==> flow/design.v <==
module alu(
	output reg[16 - 1:0] 		data_out,
	output reg 						  		valid_out,
	output reg							  		cmd_out,
	input [16 - 1:0] 			data_in,
	input 							  			valid_in,
	input 							  			cmd_in,
	output reg 									 	amm_read,
	output reg[8 - 1:0] 		amm_address,
	input [8 - 1:0] 			amm_readdata,
	input 									 			amm_waitrequest,
	input[1:0] 							 			amm_response,
	input clk,
	input rst_n
	);
	localparam ST_READ_HEAD = 3'h0, ST_READ_PAYLOAD = 3'h1, ST_DECODE = 3'h2, ST_OP_CODE = 3'h3,
	           ST_ERROR = 3'h4, ST_SEND = 3'h5, ST_SEND2 = 3'h6;
	reg[7:0] date[63:0];
	reg      is_addr[63:0];
	reg[5:0] numar_val;
	reg[5:0] i;
	reg[3:0] operatie;
	reg[2:0] state;
	reg[11:0] rez;
	reg       err;
	wire[5:0] last = numar_val - 6'd1;
	wire[7:0] cur  = date[i];
	reg[11:0] rez_next;
	reg       op_err;
	always @(*) begin
		rez_next = rez;
		op_err   = 1'b0;
		case(operatie)
			4'd0: rez_next = rez + {4'h0, cur};
			4'd1: rez_next = (i == 6'd0) ? {4'h0, cur} : (rez & {4'h0, cur});
			4'd2: rez_next = rez | {4'h0, cur};
			4'd3: rez_next = rez ^ {4'h0, cur};
			4'd4: if(numar_val == 6'd1) rez_next = {4'h0, ~cur}; else op_err = 1'b1;
			4'd5: if(numar_val == 6'd1) rez_next = {4'h0, cur} + 12'd1; else op_err = 1'b1;
			4'd6: if(numar_val == 6'd1) rez_next = {4'h0, cur} - 12'd1; else op_err = 1'b1;
			4'd7: if(numar_val == 6'd1) rez_next = {4'h0, 8'd0 - cur}; else op_err = 1'b1;
			4'd8: if(numar_val == 6'd2) rez_next = {4'h0, date[0] >> date[1]}; else op_err = 1'b1;
			4'd9: if(numar_val == 6'd2) rez_next = {4'h0, date[0] << date[1]}; else op_err = 1'b1;
			default: op_err = 1'b1;
		endcase
	end
	always @(posedge clk) begin
		if(!rst_n) begin
			state     <= ST_READ_HEAD;
			valid_out <= 1'b0;
			cmd_out   <= 1'b0;
			data_out  <= 0;
			amm_read  <= 1'b0;
			amm_address <= 0;
			i         <= 0;
			numar_val <= 0;
			operatie  <= 0;
			rez       <= 0;
			err       <= 1'b0;
		end
		else begin
			case(state)
				ST_READ_HEAD: begin
					valid_out <= 1'b0;
					cmd_out   <= 1'b0;
					i         <= 0;
					err       <= 1'b0;
					if(valid_in && cmd_in) begin
						numar_val <= data_in[5:0];
						operatie  <= data_in[11:8];
						if(data_in[5:0] == 6'd0)
							state <= ST_ERROR;
						else
							state <= ST_READ_PAYLOAD;
					end
				end
				ST_READ_PAYLOAD: begin
					if(valid_in) begin
						date[i]    <= data_in[7:0];
						is_addr[i] <= data_in[8];
						i <= i + 6'd1;
						if(i == last) begin
							i     <= 0;
							state <= ST_DECODE;
						end
					end
				end
				ST_DECODE: begin  
					if(is_addr[i]) begin
						if(!amm_read) begin
							amm_read    <= 1'b1;
							amm_address <= cur;
						end
						else if(!amm_waitrequest) begin
							amm_read <= 1'b0;
							if(amm_response != 2'b00)
								state <= ST_ERROR;
							else begin
								date[i]    <= amm_readdata;
								is_addr[i] <= 1'b0;
								i <= i + 6'd1;
								if(i == last) begin
									i     <= 0;
									rez   <= 0;
									state <= ST_OP_CODE;
								end
							end
						end
					end
					else begin
						i <= i + 6'd1;
						if(i == last) begin
							i     <= 0;
							rez   <= 0;
							state <= ST_OP_CODE;
						end
					end
				end
				ST_OP_CODE: begin  
					rez <= rez_next;
					i   <= i + 6'd1;
					if(op_err)
						state <= ST_ERROR;
					else if(i == last)
						state <= ST_SEND;
				end
				ST_ERROR: begin
					rez   <= 12'hbad;
					err   <= 1'b1;
					state <= ST_SEND;
				end
				ST_SEND: begin
					data_out  <= {11'h0, err, operatie};
					valid_out <= 1'b1;
					cmd_out   <= 1'b1;
					state     <= ST_SEND2;
				end
				ST_SEND2: begin
					data_out <= {4'h0, rez};
					cmd_out  <= 1'b0;
					state    <= ST_READ_HEAD;
				end
				default: state <= ST_READ_HEAD;
			endcase
		end
	end
endmodule
; Reports on alu
; What the tools print for alu, step after step.
; Line numbers count from 1 in the design file above.
; A cell with -- has no value.
[design]
top_module = alu
clock_port = clk
cell_library = sky130hd
pvt_corner = tt_025C_1v80

; Elaborated design
; Yosys after proc, flatten, opt, wreduce and memory -nomap, before mapping. Print and check cells are not counted.
; Memory sizes are those after Yosys's memory passes, which may raise the word count (mostly to a power of two), join words into wider ones and drop unused or constant bits.
[bits]
regBits = 59
ramBits = 576
n_memories = 2
input_bits = 31
wordCells = 151
[mem_list]
columns = memory, words, width, line
row1 = date, 64, 8, 18  ; reg[7:0] date[63:0];
row2 = is_addr, 64, 1, 19  ; reg is_addr[63:0];
[op_classes]
add_sub_neg = 6
n_eq = 32
n_shift = 2
muxes = 69
n_logic = 7
reduce_and_logical = 22
[ops]
columns = cell, n
row1 = two-way mux 12 bit, 12
row2 = case mux 12 bit (select 10 bit), 1
row3 = two-way mux 8 bit, 10
row4 = two-way mux 6 bit, 10
row5 = case mux 12 bit (select 3 bit), 1
row6 = two-way mux 3 bit, 11
row7 = case mux 16 bit (select 2 bit), 1
row8 = inequality test 3 bit with constant B, 9
row9 = case mux 6 bit (select 4 bit), 1
row10 = case mux 3 bit (select 6 bit), 1
row11 = two-way mux 1 bit, 17
row12 = equality test 4 x 3 -> 1 bit with constant B, 4
row13 = adder 12 x 8 -> 12 bit, 1
row14 = AND 12 x 8 -> 12 bit, 1
row15 = bitwise OR 12 x 8 -> 12 bit, 1
row16 = bitwise XOR 12 x 8 -> 12 bit, 1
row17 = zero test 6 bit, 2
row18 = inequality test 11 x 1 -> 1 bit with constant B, 1
row19 = AND reduction 11 bit, 1
row20 = nonzero test 2 bit, 5
row21 = equality test 3 bit with constant B, 3
row22 = adder 8 x 1 -> 9 bit with constant B, 1
row23 = subtractor 8 x 1 -> 9 bit with constant B, 1
row24 = subtractor 1 x 8 -> 8 bit with constant A, 1
row25 = equality test 4 x 2 -> 1 bit with constant B, 2
row26 = equality test 4 bit with constant B, 2
row27 = OR reduction 4 bit, 2
row28 = left shift 8 x 8 -> 8 bit, 1
; Not listed: further kinds 26, cells in them 34.

; Longest topological paths
; Depth = most cells in a row (Yosys ltp): at word level without a register or memory, in the mapped netlist without a sequential cell, where the memories' decode and read muxes count.
[depth]
word_depth = 10
ABC_AREA = 0
mapped_depth = 23
ltp_nobuf = 16

; Synthesis result
; Source: synth_stat.txt of the flow (Yosys; design flattened, memories mapped). It holds for the ABC_AREA given above (unset counts as 0); a run with the other value may have another netlist.
[types]
columns = type, n
row1 = sky130_fd_sc_hd__edfxtp_1, 576
row2 = sky130_fd_sc_hd__mux4_2, 112
row3 = sky130_fd_sc_hd__dfxtp_1, 65
row4 = sky130_fd_sc_hd__mux4_1, 28
row5 = sky130_fd_sc_hd__mux2i_1, 61
row6 = sky130_fd_sc_hd__nor2_1, 137
row7 = sky130_fd_sc_hd__a21oi_1, 80
row8 = sky130_fd_sc_hd__nand2_1, 78
row9 = sky130_fd_sc_hd__ha_1, 23
row10 = sky130_fd_sc_hd__mux2_2, 24
row11 = sky130_fd_sc_hd__a211oi_1, 33
row12 = sky130_fd_sc_hd__o21ai_0, 43
row13 = sky130_fd_sc_hd__clkbuf_1, 54
row14 = sky130_fd_sc_hd__xnor2_1, 20
row15 = sky130_fd_sc_hd__buf_4, 22
row16 = sky130_fd_sc_hd__nor2b_1, 22
row17 = sky130_fd_sc_hd__o22ai_1, 22
row18 = sky130_fd_sc_hd__inv_1, 35
; Other cell types: 68; their cells: 274.
[synth_totals]
stdcells = 1709
yosys_area_um2 = 27702.8
flip_flops = 641

; Worst setup path after synthesis
; Source: OpenSTA report_checks on the synthesized netlist (no wires, ideal clock, input and output delay 20% of the period each), path of least setup slack; recovery checks are left aside. Register names are those of the netlist, which keeps one name where synthesis merged equal registers.
[synth_timing]
path_type = flip-flop to flip-flop
from = register (name not given)
to = register rez[8]
clock_period_ns = 5.0
setup_time_ns = 0.116
arrival_time_ns = 4.422
required_time_ns = 4.884
setup_slack_ns = 0.462
delay_ns = 4.538
stages = 23
path_buffers = 6
period_less_setup_slack_ns = 4.538
; "delay_ns" = arrival - input delay + setup time.
; "stages" counts driving pins, that of a launching flip-flop among them; a cell with two outputs on the path counts twice.
; "period_less_setup_slack_ns" is the clock period less the worst setup slack; recovery checks do not enter. This is arithmetic on one report: input and output delays are still those of the set period (20% each).
; A register here has more assigning lines than the two given.
[synth_between]
cell_sequence = sky130_fd_sc_hd__dfxtp_1 sky130_fd_sc_hd__buf_6 sky130_fd_sc_hd__buf_12 sky130_fd_sc_hd__buf_12 sky130_fd_sc_hd__buf_12 sky130_fd_sc_hd__buf_6 sky130_fd_sc_hd__buf_4 sky130_fd_sc_hd__mux4_2 sky130_fd_sc_hd__a22oi_1 sky130_fd_sc_hd__nand4_1 sky130_fd_sc_hd__a211oi_4 sky130_fd_sc_hd__inv_1 sky130_fd_sc_hd__ha_1 sky130_fd_sc_hd__fa_1 sky130_fd_sc_hd__a21o_1 sky130_fd_sc_hd__a21oi_1 sky130_fd_sc_hd__o21bai_1 sky130_fd_sc_hd__a21oi_1 sky130_fd_sc_hd__o21ai_0 sky130_fd_sc_hd__xnor2_1 sky130_fd_sc_hd__nor3_1 sky130_fd_sc_hd__o21ai_0 sky130_fd_sc_hd__and3_1
[synth_rtl]
columns = item, line
row1 = "end, assigned", 58  ; rez <= 0;
row2 = "end, assigned", 120  ; rez <= rez_next;
row3 = "end, declared", 24  ; reg[11:0] rez;
; No chain of elaborated cells between the ends is given.

; Path in the finished layout
; Path of least setup slack in the final report of flow run A (OpenROAD, finished layout, wires in). Where an end is a register, its clock arrival counts in the times.
[layout_timing]
path_type = flip-flop to flip-flop
from = register (name not given)
to = memory date[39][6]
clock_period_ns = 5.59
setup_time_ns = 0.34
arrival_time_ns = 5.25
required_time_ns = 5.74
setup_slack_ns = 0.48
stages = 13
path_buffers = 3
[layout_between]
cell_sequence = sky130_fd_sc_hd__dfxtp_4 sky130_fd_sc_hd__buf_4 sky130_fd_sc_hd__buf_4 sky130_fd_sc_hd__mux4_2 sky130_fd_sc_hd__mux4_2 sky130_fd_sc_hd__mux2_2 sky130_fd_sc_hd__o2bb2ai_2 sky130_fd_sc_hd__and2_1 sky130_fd_sc_hd__nand2_1 sky130_fd_sc_hd__buf_4 sky130_fd_sc_hd__nand2_1 sky130_fd_sc_hd__nand2_1 sky130_fd_sc_hd__nor2_1
[layout_rtl]
columns = item, line
row1 = "end, declared", 18  ; reg[7:0] date[63:0];
; No chain of elaborated cells between the ends is given.

; Stored flow runs of alu (4 of them; Yosys, OpenROAD, sky130hd). They differ in their settings and are not a sequence. Constraints: input delay and output delay 20% of the set period each, output load 0.01 pF.
; "power_mw": no workload was simulated; the value follows from the tool's default switching activity.

[flow run A: settings]
CAP_MARGIN = 5
CORE_MARGIN = 3
CORE_UTILIZATION = 64
CTS_CLUSTER_DIAMETER = 269
CTS_CLUSTER_SIZE = 71
GPL_ROUTABILITY_DRIVEN = 1
MIN_ROUTING_LAYER = met1
PLACE_DENSITY_LB_ADDON = 0.14
period_ns = 5.59
SLEW_MARGIN = 20
[flow run A: results]
post_synth_area_um2 = 27702.8
die_footprint_um2 = 45817.4
layout_stdcell_area_um2 = 29532.1
setup_ws_ns = 0.482
final_setup_tns_ns = 0.000
fin_hold_ws_ns = 0.518
power_mw = 7.328

[flow run B: settings]
CAP_MARGIN = 35
CELL_PAD_IN_SITES_DETAIL_PLACEMENT = 2
CELL_PAD_IN_SITES_GLOBAL_PLACEMENT = 2
CORE_ASPECT_RATIO = 0.82
CORE_UTILIZATION = 67
CTS_CLUSTER_SIZE = 65
GPL_ROUTABILITY_DRIVEN = 1
MIN_ROUTING_LAYER = met2
PLACE_DENSITY_LB_ADDON = 0.27
SETUP_SLACK_MARGIN = 0.26
SLEW_MARGIN = 10
TNS_END_PERCENT = 50
period_ns = 3.29
CORE_MARGIN = 2
[flow run B: results]
outcome = not finished: placement ended with error DPL-0033

[flow run C: settings]
CORE_UTILIZATION = 40
period_ns = 5.0
CAP_MARGIN = 20
CORE_MARGIN = 2
SLEW_MARGIN = 20
[flow run C: results]
post_synth_area_um2 = 27702.8
die_footprint_um2 = 71377.1
layout_stdcell_area_um2 = 32801.5
setup_ws_ns = 0.324
final_setup_tns_ns = 0.000
fin_hold_ws_ns = 0.496
power_mw = 11.659

[flow run D: settings]
CORE_UTILIZATION = 40
GPL_ROUTABILITY_DRIVEN = 0
MAX_ROUTING_LAYER = met4
period_ns = 5.0
CAP_MARGIN = 20
CORE_MARGIN = 2
SLEW_MARGIN = 20
[flow run D: results]
post_synth_area_um2 = 27702.8
die_footprint_um2 = 71377.1
layout_stdcell_area_um2 = 32397.3
setup_ws_ns = 0.410
final_setup_tns_ns = 0.000
fin_hold_ws_ns = 0.495
power_mw = 11.079
